==> flow/design.v <==
`timescale 1ns / 1ps
module Baud_Rate_Generator(
    input clk,
    input reset,
    output reg tx_clk,
    output reg rx_clk
    );
    reg [12:0] Counter_tx;
    reg [8:0] Counter_rx;
    always@(posedge clk)
    begin
        if(reset)
        begin
            Counter_tx <= 0;
            tx_clk <= 0;
        end
        else
        begin
            if(Counter_tx == 13'd5208)
            begin
                Counter_tx <= 0;
                tx_clk <= 1;
            end
            else
            begin
                Counter_tx <= Counter_tx + 1;
                tx_clk <= 0;
            end
        end
    end
    always@(posedge clk)
    begin
        if(reset)
        begin
            Counter_rx <= 0;
            rx_clk <= 0;
        end
        else
        begin
            if(Counter_rx == 9'd324)
            begin
                Counter_rx <= 0;
                rx_clk <= 1;
            end
            else
            begin
                Counter_rx <= Counter_rx + 1;
                rx_clk <= 0;
            end
        end
    end
endmodule
`timescale 1ns / 1ps
module synchronizer #(parameter width = 5)(
    input [width-1:0] data_in,
    input clk,
    input ce,
    input reset,
    output reg [width-1:0] data_out
    );
    reg [width-1:0] sync0;
    always@(posedge clk)
    begin
        if(reset)
        begin
            sync0 <= 0;
            data_out <= 0;
        end
        else if(ce)
        begin
            sync0 <= data_in;
            data_out <= sync0;
        end
    end
endmodule
`timescale 1ns / 1ps
module FIFO_wptr #(parameter FIFO_addr = 5)(
    input [FIFO_addr-1:0] rd_ptr_gr_syn,
    input clk,
    input wr_ce,
    input wr_en,
    input wr_reset,
    output wire [FIFO_addr-1:0] wr_ptr_gr,
    output reg [FIFO_addr-1:0] wr_ptr,
    output wire full,
    output reg wr_full
    );
    wire [FIFO_addr-1:0] rd_ptr;
    always@(posedge clk or posedge wr_reset)
    begin
        if(wr_reset)
        begin
            wr_ptr <= 0;
        end
        else if(wr_ce)
        begin
            if(wr_en && !full)
            begin
                wr_ptr <= wr_ptr + 1;
            end
        end
    end
    always@(posedge clk or posedge wr_reset)
    begin
        if(wr_reset)
        begin
            wr_full <= 0;
        end
        else if(wr_ce)
        begin
            wr_full <= full; 
        end
    end
    assign wr_ptr_gr = wr_ptr ^ (wr_ptr >> 1); 
    assign rd_ptr[FIFO_addr-1] = rd_ptr_gr_syn[FIFO_addr-1];
    genvar i;
    generate
        for(i=0;i<FIFO_addr-1;i=i+1)
        begin : g2b
            assign rd_ptr[i] = rd_ptr[i+1] ^ rd_ptr_gr_syn[i];
        end
    endgenerate
    assign full =   (wr_ptr[FIFO_addr-2:0] == rd_ptr[FIFO_addr-2:0]) &&
                    (wr_ptr[FIFO_addr-1]!=rd_ptr[FIFO_addr-1]);
endmodule
`timescale 1ns / 1ps
module FIFO_rptr #(parameter FIFO_addr = 5)(
    input [FIFO_addr-1:0] wr_ptr_gr_syn,
    input clk,
    input rd_ce,
    input rd_en,
    input rd_reset,
    output wire [FIFO_addr-1:0] rd_ptr_gr,
    output reg [FIFO_addr-1:0] rd_ptr,
    output wire rd_empty
    );
    reg empty;
    wire [FIFO_addr-1:0] wr_ptr;
    always@(posedge clk or posedge rd_reset)
    begin
        if(rd_reset)
        begin
            rd_ptr <= 0;
        end
        else if(rd_ce)
        begin
            if(rd_en && !rd_empty)
            begin
                rd_ptr <= rd_ptr + 1;
            end
        end
    end
    always@(posedge clk or posedge rd_reset)
    begin
        if(rd_reset)
        begin
            empty <= 0;
        end
        else if(rd_ce)
        begin
            empty <= rd_empty; 
        end
    end
    assign rd_ptr_gr = rd_ptr ^ (rd_ptr >> 1); 
    assign wr_ptr[FIFO_addr-1] = wr_ptr_gr_syn[FIFO_addr-1];
    genvar i;
    generate
        for(i=0;i<FIFO_addr-1;i=i+1)
        begin : g2b
            assign wr_ptr[i] = wr_ptr[i+1] ^ wr_ptr_gr_syn[i];
        end
    endgenerate
    assign rd_empty = (wr_ptr == rd_ptr) ? 1'b1 : 1'b0;
endmodule
`timescale 1ns / 1ps
module FIFO_mem #(parameter FIFO_Width = 8, parameter FIFO_Depth = 16,
            parameter FIFO_addr = 5)(
    input clk,
    input wr_ce,
    input wr_en,
    input wr_full,
    input wr_reset,
    input [FIFO_Width-1:0] wr_data,
    input [FIFO_addr-1:0] wr_ptr,
    input rd_ce,
    input rd_en,
    input rd_reset,
    input [FIFO_addr-1:0] rd_ptr,
    output reg [FIFO_Width-1:0] rd_data
    );
    wire wr_en_s;
    reg [FIFO_Width-1:0] mem [0:FIFO_Depth-1];
    integer i;
    assign wr_en_s = wr_en & ~wr_full;
    always@(posedge clk or posedge wr_reset)
    begin
        if(wr_reset)
        begin
            for(i=0;i<FIFO_Depth;i=i+1)
            begin
                mem[i] <= 0;
            end
        end
        else if(wr_ce)
        begin
            if(wr_en_s)
            begin
                mem[wr_ptr[FIFO_addr-2:0]] <= wr_data;
            end
        end
    end
    always@(posedge clk or posedge rd_reset)
    begin
        if(rd_reset)
        begin
            rd_data <= 0;
        end
        else if(rd_ce)
        begin
            if(rd_en)
            begin
                rd_data <= mem[rd_ptr[FIFO_addr-2:0]];
            end
        end
    end
endmodule
`timescale 1ns / 1ps
module FIFO #(  parameter FIFO_WIDTH = 8,
                parameter FIFO_DEPTH = 16,
                parameter FIFO_addr = 5)
    (
    input clk,
    input wr_ce,rd_ce,
    input wr_reset,rd_reset,
    input wr_en,rd_en,
    input [FIFO_WIDTH-1 : 0] data_in,
    output wire full,empty,
    output wire [FIFO_WIDTH-1:0] data_out
    );
    wire [FIFO_addr-1:0] wr_ptr_gr,wr_ptr,rd_ptr_gr,rd_ptr,wr_ptr_gr_syn,rd_ptr_gr_syn;
    wire full_now;
    FIFO_wptr F0 (  .rd_ptr_gr_syn(rd_ptr_gr_syn), .clk(clk), .wr_ce(wr_ce),
                    .wr_en(wr_en), .wr_reset(wr_reset),
                    .wr_ptr_gr(wr_ptr_gr), .wr_ptr(wr_ptr),
                    .full(full_now), .wr_full(full));
    synchronizer F1 (.data_in(wr_ptr_gr), .clk(clk), .ce(rd_ce), .reset(rd_reset),
                        .data_out(wr_ptr_gr_syn));
    FIFO_rptr F2 (  .wr_ptr_gr_syn(wr_ptr_gr_syn), .clk(clk), .rd_ce(rd_ce),
                    .rd_en(rd_en), .rd_reset(rd_reset),
                    .rd_ptr_gr(rd_ptr_gr), .rd_ptr(rd_ptr),
                    .rd_empty(empty));
    synchronizer F3 (.data_in(rd_ptr_gr), .clk(clk), .ce(wr_ce), .reset(wr_reset),
                        .data_out(rd_ptr_gr_syn));
    FIFO_mem F4 (   .clk(clk), .wr_ce(wr_ce), .rd_ce(rd_ce),
                    .wr_reset(wr_reset), .rd_reset(rd_reset),
                    .wr_en(wr_en), .rd_en(rd_en), .wr_full(full_now),
                    .wr_ptr(wr_ptr), .rd_ptr(rd_ptr),
                    .wr_data(data_in), .rd_data(data_out));
endmodule
`timescale 1ns / 1ps
module UART_TX #(   parameter Width = 8,
                    parameter Depth = 16,
                    parameter Addr = 5)(
    input clk,
    input tx_ce,
    input reset,
    input tx_start,
    input [7:0] tx_data,
    output tx_busy,
    output reg tx_serial
    );
    localparam  IDLE = 3'b000,
                START = 3'b001,
                DATA = 3'b010,
  				PARITY = 3'b011,
                STOP = 3'b100;
    reg [2:0] state, next_state;
    reg [2:0] count;
    reg [7:0] data_reg;
  	wire parity_bit;
    always@(posedge clk or posedge reset)
    begin
        if(reset)
        begin
            state <= IDLE;
        end
        else if(tx_ce)
        begin
            state <= next_state;
        end
    end
    always@(*)
    begin
        case(state)
            IDLE:   next_state = tx_start ? START : IDLE;
            START:  next_state = DATA;
          	DATA:   next_state = (count == 7) ? PARITY : DATA;
          	PARITY:	next_state = STOP;
            STOP:   next_state = IDLE;
            default:next_state = IDLE;
        endcase
    end
    always@(posedge clk or posedge reset)
    begin
        if(reset)
        begin
            count <= 0;
            data_reg <= 0;
        end
        else if(tx_ce)
        begin
            case(state)
                IDLE:   begin
                            count <= 0;
                            data_reg <= 0;
                        end
                START:  begin
                            count <= 0;
                            data_reg <= tx_data;
                        end
                DATA:   begin
                            count <= count + 1'b1;
                        end
                STOP:   begin
                            count <= 0;
                        end
                default:count <= 0;
            endcase
        end
    end
    always@(posedge clk or posedge reset)
    begin
        if(reset)
        begin
            tx_serial <= 1;
        end
        else if(tx_ce)
        begin
            case(state)
                IDLE:   begin
                            tx_serial <= 1'b1;
                        end
                START:  begin
                            tx_serial <= 1'b0; 
                        end
                DATA:   begin
                            tx_serial <= data_reg[count]; 
                        end
              	PARITY:	begin
                  			tx_serial <= parity_bit; 
                		end
                STOP:   begin
                            tx_serial <= 1'b1; 
                        end
                default:tx_serial <= 1'b1;
            endcase
        end
    end
    assign parity_bit = ^data_reg; 
    assign tx_busy = (state != IDLE);
endmodule
`timescale 1ns / 1ps
module UART_RX #(   parameter Width = 8,
                    parameter Depth = 16,
                    parameter Addr = 5)(
    input clk,
    input rx_ce,
    input reset,
    input rx_serial,
    output rx_busy,
    output [7:0] rx_data,
    output reg rx_done
    );
    localparam  IDLE = 3'b000,
                START = 3'b001,
                DATA = 3'b010,
                HOLD1 = 3'b011,
                HOLD2 = 3'b100,
  				PARITY = 3'b101,
                STOP = 3'b110;
    reg [2:0] state, next_state;
    reg [2:0] count;
    reg [7:0] data_reg;
    reg [7:0] sample_cnt;
  	wire parity_bit;
    always@(posedge clk or posedge reset)
    begin
        if(reset)
        begin
            state <= IDLE;
        end
        else if(rx_ce)
        begin
            state <= next_state;
        end
    end
    always@(*)
    begin
        case(state)
            IDLE:   next_state = rx_serial ? IDLE : START;
            START:  next_state = (sample_cnt == 16) ? DATA : START;
          	DATA:   next_state = ((count == 7) && (sample_cnt == 16)) ? PARITY : DATA;
          	PARITY:	next_state = (sample_cnt == 16) ? ((parity_bit != rx_serial) ? IDLE : STOP) : PARITY;  
            STOP:   next_state = (sample_cnt == 16) ? (rx_serial ? IDLE : STOP) : STOP;
            default:next_state = IDLE;
        endcase
    end
    always@(posedge clk or posedge reset)
    begin
        if(reset)
        begin
            data_reg <= 8'd0;
            rx_done <= 1'b0;
            count <= 0;
        end
        else if(rx_ce)
        begin
            rx_done <= 0;
            if((state == DATA || state == START) && sample_cnt == 16)
            begin
                count <= count + 1;
                data_reg <= {rx_serial,data_reg[7:1]};
            end
            else if((state == STOP) && sample_cnt == 16)
            begin
                if(rx_serial)  
                begin
                    rx_done <= 1'b1;  
                end
                else
                begin
                    rx_done <= 1'b0;
                end
            end
        end
    end
    always@(posedge clk or posedge reset)
    begin
        if(reset)
        begin
            sample_cnt <= 0;
        end
        else if(rx_ce)
        begin
            if(sample_cnt == 16)
            begin
                sample_cnt <= 0;
            end
            else if(state == IDLE)
                sample_cnt <= 0;
            else
            begin
                sample_cnt <= sample_cnt + 1;
            end
        end
    end
    assign parity_bit = ^data_reg; 
    assign rx_busy = (state != IDLE);
	assign rx_data = data_reg;
endmodule
`timescale 1ns / 1ps
module UART_FIFO(
    input clk,
    input reset,
    input [7:0] data_in,
    input data_valid,
    output [7:0] data_out
    );
    wire tx_clk, rx_clk;
    wire tx_fifo_full, tx_fifo_empty;
    wire rx_fifo_full, rx_fifo_empty;
    wire tx_busy,rx_busy; 
    wire rx_done;
    wire [7:0] tx_fifo_data_out;
    wire [7:0] rx_data;
    wire serial_data;
    reg tx_start;
    wire tx_fifo_wr_en;
    reg tx_fifo_rd_en;
    reg rx_fifo_wr_en;
    wire rx_fifo_rd_en;
    assign tx_fifo_wr_en = data_valid;
    assign rx_fifo_rd_en = ~rx_fifo_empty;
    always@(posedge clk or posedge reset)
    begin
        if(reset)
        begin
            tx_start <= 0;
            tx_fifo_rd_en <= 0;
        end
        else if(tx_clk)
        begin
            if((tx_fifo_empty==0)&&(tx_busy==0)&&(tx_start==0))
            begin
                tx_start <= 1'b1;
                tx_fifo_rd_en <= 1'b1;
            end
            else
            begin
                tx_start <= 1'b0;
                tx_fifo_rd_en <= 1'b0;
            end
        end
    end
    always@(posedge clk or posedge reset)
    begin
        if(reset)
        begin
            rx_fifo_wr_en <= 0;
        end
        else if(rx_clk)
        begin
            rx_fifo_wr_en <= ~rx_fifo_full & rx_done;
        end
    end
    Baud_Rate_Generator m0 (.clk(clk), .reset(reset),
                .tx_clk(tx_clk), .rx_clk(rx_clk));
    UART_TX m1 (.clk(clk), .tx_ce(tx_clk), .reset(reset),
                .tx_start(tx_start), .tx_data(tx_fifo_data_out),
                .tx_busy(tx_busy), .tx_serial(serial_data));
    FIFO m2 (.clk(clk), .wr_ce(1'b1), .rd_ce(tx_clk),  
                .wr_reset(reset), .rd_reset(reset),
                .wr_en(tx_fifo_wr_en), .rd_en(tx_fifo_rd_en),
                .data_in(data_in),
                .full(tx_fifo_full), .empty(tx_fifo_empty),
                .data_out(tx_fifo_data_out));
    UART_RX m3 (.clk(clk), .rx_ce(rx_clk), .reset(reset),
                .rx_serial(serial_data),
                .rx_busy(rx_busy), .rx_data(rx_data),
                .rx_done(rx_done));
    FIFO m4 (.clk(clk), .wr_ce(rx_clk), .rd_ce(1'b1),  
                .wr_reset(reset), .rd_reset(reset),
                .wr_en(rx_fifo_wr_en), .rd_en(rx_fifo_rd_en),
                .data_in(rx_data),
                .full(rx_fifo_full), .empty(rx_fifo_empty),
                .data_out(data_out));
endmodule
# Step by step through the tools: UART_FIFO
# What the tools print for UART_FIFO, step after step.
# Lines are those of the file above, counted from 1.
# Cell names lack the library's common part.
# Not given: -
[inputs] top_module="UART_FIFO" clk_port="clk" library="sky130hd" pvt_corner="tt_025C_1v80"

# Word level
# Counts by Yosys on the flattened word-level netlist (proc, flatten, opt, wreduce). Print and check cells are left out. Cells with the same type and inputs are merged into one.
[bits] regBits=397 latch_bits=0 ram_bits=0 rom_bits=0 clocked_rd_ports_x_width=0 memories=0 input_bits=11 output_inout_bits=8 elab_cells=272
[op_classes] addsub=9 n_mul=0 div=0 n_cmp=0 eq_ne=79 shift=1 n_mux=26 bitwise=30 reduce_logical=65
[op_table] op="parallel mux 8 bit (select 16 bit)" count=2
[op_table] op="== test 4 bit (second input constant)" count=32
[op_table] op="== test 4 x 3 -> 1 bit (second input constant)" count=16
[op_table] op="AND reduction 3 bit" count=16
[op_table] op="AND reduction 2 bit" count=21
[op_table] op="== test 4 x 2 -> 1 bit (second input constant)" count=8
[op_table] op="adder 5 x 1 -> 5 bit (second input constant)" count=4
[op_table] op="bitwise XOR 5 x 4 -> 5 bit" count=4
[op_table] op="two-way mux 3 bit" count=6
[op_table] op="bitwise XOR 1 bit" count=16
[op_table] op="== test 4 x 1 -> 1 bit (second input constant)" count=4
[op_table] op="logical NOT 4 bit" count=4
[op_table] op="parity 8 bit" count=2
[op_table] op="parallel mux 8 bit (select 2 bit)" count=1
[op_table] op="two-way mux 8 bit" count=2
[op_table] op="parallel mux 3 bit (select 5 bit)" count=1
[op_table] op="adder 13 x 1 -> 13 bit (second input constant)" count=1
[op_table] op="== test 13 bit (second input constant)" count=1
[op_table] op="== test 3 bit (second input constant)" count=4
[op_table] op="parallel mux 3 bit (select 4 bit)" count=1
[op_table] op="logical AND 1 bit" count=11
[op_table] op="two-way mux 1 bit" count=11
[op_table] op="== test 5 bit" count=2
[op_table] op="== test 3 x 2 -> 1 bit (second input constant)" count=3
[op_table] op="adder 9 x 1 -> 9 bit (second input constant)" count=1
[op_table] op="== test 9 bit (second input constant)" count=1
[op_table] op="== test 4 bit" count=2
[op_table] op="adder 8 x 1 -> 8 bit (second input constant)" count=1
# Other operator kinds: 15; their cells: 32.

# Longest topological paths
# Depth = most cells in a row (Yosys ltp): at word level without a register or memory, in the mapped netlist without a sequential cell, where the memories' decode and read muxes count.
[logic_depth] word_depth=10 abc_area=1 ltp_mapped=13 mapped_depth_nobuf=12

# After synthesis
# The flow's flattened synthesis, as Yosys stat reports it; memories are mapped. The netlist is that of the ABC_AREA named above (0 if unset); the other value can give another one.
[by_type] cell="dfrtp_1" count=333 type_area_um2=8.33E+03
[by_type] cell="nand2_1" count=1094 type_area_um2=4.11E+03
[by_type] cell="dfxtp_1" count=64 type_area_um2=1.28E+03
[by_type] cell="nand4_1" count=184 type_area_um2=1.15E+03
[by_type] cell="inv_1" count=169 type_area_um2=634.358
[by_type] cell="nand3_1" count=117 type_area_um2=585.562
[by_type] cell="ha_1" count=46 type_area_um2=575.552
[by_type] cell="nor2_1" count=94 type_area_um2=352.838
[by_type] cell="o21ai_0" count=60 type_area_um2=300.288
[by_type] cell="clkbuf_1" count=70 type_area_um2=262.752
[by_type] cell="nand3_4" count=13 type_area_um2=227.718
[by_type] cell="xor2_1" count=26 type_area_um2=227.718
[by_type] cell="xnor2_1" count=25 type_area_um2=218.96
[by_type] cell="nor2_8" count=10 type_area_um2=200.192
[by_type] cell="a21oi_1" count=28 type_area_um2=140.134
[by_type] cell="buf_6" count=12 type_area_um2=135.13
[by_type] cell="o2111ai_1" count=15 type_area_um2=131.376
[by_type] cell="mux2_2" count=9 type_area_um2=101.347
# Not listed: further types 27, cells in them 104.
[synth_totals] stdcells=2473 area_mm2=0.0196739 sequential_area_mm2=0.0096668 ffs=399 buffers=100

# Path before layout
# Source: OpenSTA report_checks on the synthesized netlist (no wires, ideal clock, input and output delay 20% of the period each), path of least setup slack; recovery checks are left aside. Register names are those of the netlist, which keeps one name where synthesis merged equal registers.
[synth_path] path_kind="input port to flip-flop" startpoint="in reset" endpoint="reg m2.F1.data_out[0]" clock_period_ns=20.0 in_delay_ns=4.000 setup_ns=0.105 t_first_pin_ns=4.000 t_arrival_ns=15.025 required_time_ns=19.895 setup_slack_ns=4.870 delay_ns=11.130 path_stages=4 path_buffers=1 synth_period_reached_ns=15.13
# "delay_ns" is the arrival time less input delay plus setup time.
# "path_stages" counts driving pins, that of a launching flip-flop among them; a cell with two outputs on the path counts twice.
# "synth_period_reached_ns" = period - worst setup slack (recovery checks aside). The figure is calculated, with input and output delays left at 20% of the set period.
[synth_via] path_cell_list="inv_1 -> clkbuf_1 -> o21ai_0 -> nor2_1"
[synth_rtl] element="start, declared" line=464 text="input reset,"
[synth_rtl] element="end, assigned" line=67 text="data_out <= 0;"
[synth_rtl] element="end, assigned" line=72 text="data_out <= sync0;"
[synth_rtl] element="end, declared" line=59 text="output reg [width-1:0] data_out"
# Chain of elaborated cells between the ends: none given.

# Timing after layout
# From the final timing report of flow run 1: the path of least setup slack in the routed layout; clock arrival at registers is part of the times.
[layout_path] path_kind="input port to flip-flop" startpoint="in reset" endpoint="reg m0.Counter_tx[5]" clock_period_ns=20.0 in_delay_ns=4.00 setup_ns=0.07 t_first_pin_ns=4.00 t_arrival_ns=7.47 required_time_ns=20.47 setup_slack_ns=13.01 path_stages=7 path_buffers=4
# Between the ends stands the longest chain of elaborated cells between them, by number of cells; it is not shown to be the way that was timed. Of several equally long chains one is given.
# A line is the first line of the expression or statement that the cell stems from. Yosys adds cells for indexed reads and writes and turns some case tables into memories.
# At most two assigning lines are given for a register; there are more.
[layout_via] path_cell_list="clkdlybuf4s50_1 -> buf_4 -> inv_8 -> buf_4 -> buf_4 -> nand2_1 -> a21oi_1" elab_chain_cells=1 cone_cells=1 lines_between=0 cone_classes="reduce/logical: 1"
[layout_rtl] element="start, declared" line=464 text="input reset,"
[layout_rtl] element="OR reduction 2 bit"
[layout_rtl] element="end, assigned" line=14 text="Counter_tx <= 0;"
[layout_rtl] element="end, assigned" line=26 text="Counter_tx <= Counter_tx + 1;"
[layout_rtl] element="end, declared" line=8 text="reg [12:0] Counter_tx;"

Lab notebook: UART_FIFO

Top module UART_FIFO; platform sky130hd; tools Yosys and OpenROAD; 6 stored runs in no particular order. Input and output delays are each 20% of the period that was set; the output load is 0.01 pF.
By "achieved clock period" is meant the clock period of the run minus its worst setup slack. This is arithmetic on one report: input and output delays are still those of the set period (20% each).
"worst setup path time" = time allowed to the worst setup path (clock period - input delay - output delay, where it has them) - its slack; a late launch clock adds to it, a late capture clock takes from it.
"power": no workload was simulated; the value follows from the tool's default switching activity.
[flow run 1] settings: ABC_AREA=1, CAP_MARGIN=15, CORE_ASPECT_RATIO=0.51, CORE_UTILIZATION=37, CTS_CLUSTER_SIZE=49, MAX_ROUTING_LAYER=met4, MIN_ROUTING_LAYER=met1, PLACE_DENSITY_LB_ADDON=0.05, SETUP_SLACK_MARGIN=1.26, SLEW_MARGIN=5, TNS_END_PERCENT=25, period_ns=20.0, CORE_MARGIN=2
[flow run 1] result: chip area after synthesis (Yosys) 0.0196739 sq mm, die area 0.055139 sq mm, standard-cell area of the final layout 0.0217296 sq mm, utilization 41.3%, worst setup slack after layout 13.007 ns, power 2.186 mW, achieved clock period 6.993 ns, worst setup path time 2.99 ns, worst setup path kind input port to flip-flop
[flow run 2] settings: CAP_MARGIN=25, CELL_PAD_IN_SITES_DETAIL_PLACEMENT=2, CORE_MARGIN=7, CORE_UTILIZATION=34, CTS_CLUSTER_SIZE=11, GPL_ROUTABILITY_DRIVEN=0, GPL_TIMING_DRIVEN=0, MAX_ROUTING_LAYER=met4, MIN_ROUTING_LAYER=met2, SETUP_SLACK_MARGIN=-0.01, SLEW_MARGIN=0, period_ns=5.33
[flow run 2] result: chip area after synthesis (Yosys) 0.0185027 sq mm, die area 0.0611474 sq mm, standard-cell area of the final layout 0.021164 sq mm, utilization 39.3%, worst setup slack after layout 1.807 ns, power 9.095 mW, achieved clock period 3.523 ns, worst setup path time 3.52 ns, worst setup path kind flip-flop to flip-flop
[flow run 3] settings: ABC_AREA=1, CAP_MARGIN=15, CELL_PAD_IN_SITES_DETAIL_PLACEMENT=2, CORE_ASPECT_RATIO=0.51, CORE_UTILIZATION=37, CTS_CLUSTER_SIZE=49, GPL_ROUTABILITY_DRIVEN=0, HOLD_SLACK_MARGIN=0.2, MAX_ROUTING_LAYER=met4, MIN_ROUTING_LAYER=met1, PLACE_DENSITY_LB_ADDON=0.05, SETUP_SLACK_MARGIN=1.26, SLEW_MARGIN=5, TNS_END_PERCENT=25, period_ns=20.0, CORE_MARGIN=2
[flow run 3] result: chip area after synthesis (Yosys) 0.0196739 sq mm, die area 0.055139 sq mm, standard-cell area of the final layout 0.0216683 sq mm, utilization 41.2%, worst setup slack after layout 13.259 ns, power 2.201 mW, achieved clock period 6.741 ns, worst setup path time 2.74 ns, worst setup path kind input port to flip-flop
[flow run 4] settings: CORE_UTILIZATION=40, SETUP_SLACK_MARGIN=1.77, period_ns=6.18, CAP_MARGIN=20, CORE_MARGIN=2, SLEW_MARGIN=20
[flow run 4] result: chip area after synthesis (Yosys) 0.0185027 sq mm, die area 0.0479939 sq mm, standard-cell area of the final layout 0.0206911 sq mm, utilization 45.5%, worst setup slack after layout 3.194 ns, power 7.402 mW, achieved clock period 2.986 ns, worst setup path time 1.75 ns, worst setup path kind input port to flip-flop
[flow run 5] settings: CORE_UTILIZATION=44, PLACE_DENSITY_LB_ADDON=0.14, SETUP_SLACK_MARGIN=1.85, SLEW_MARGIN=35, period_ns=7.75, CAP_MARGIN=20, CORE_MARGIN=2
[flow run 5] result: chip area after synthesis (Yosys) 0.0185027 sq mm, die area 0.0437082 sq mm, standard-cell area of the final layout 0.0207136 sq mm, utilization 49.6%, worst setup slack after layout 4.487 ns, power 5.953 mW, achieved clock period 3.263 ns, worst setup path time 1.71 ns, worst setup path kind input port to flip-flop
[flow run 6] settings: CAP_MARGIN=15, CORE_ASPECT_RATIO=0.51, CTS_CLUSTER_SIZE=88, HOLD_SLACK_MARGIN=-0.1, MAX_ROUTING_LAYER=met5, PLACE_DENSITY_LB_ADDON=0.05, SLEW_MARGIN=5, period_ns=20.0, CORE_MARGIN=2, CORE_UTILIZATION=40
[flow run 6] result: chip area after synthesis (Yosys) 0.0185027 sq mm, die area 0.0480925 sq mm, standard-cell area of the final layout 0.0206348 sq mm, utilization 45.0%, worst setup slack after layout 14.380 ns, power 2.274 mW, achieved clock period 5.620 ns, worst setup path time 1.62 ns, worst setup path kind input port to flip-flop
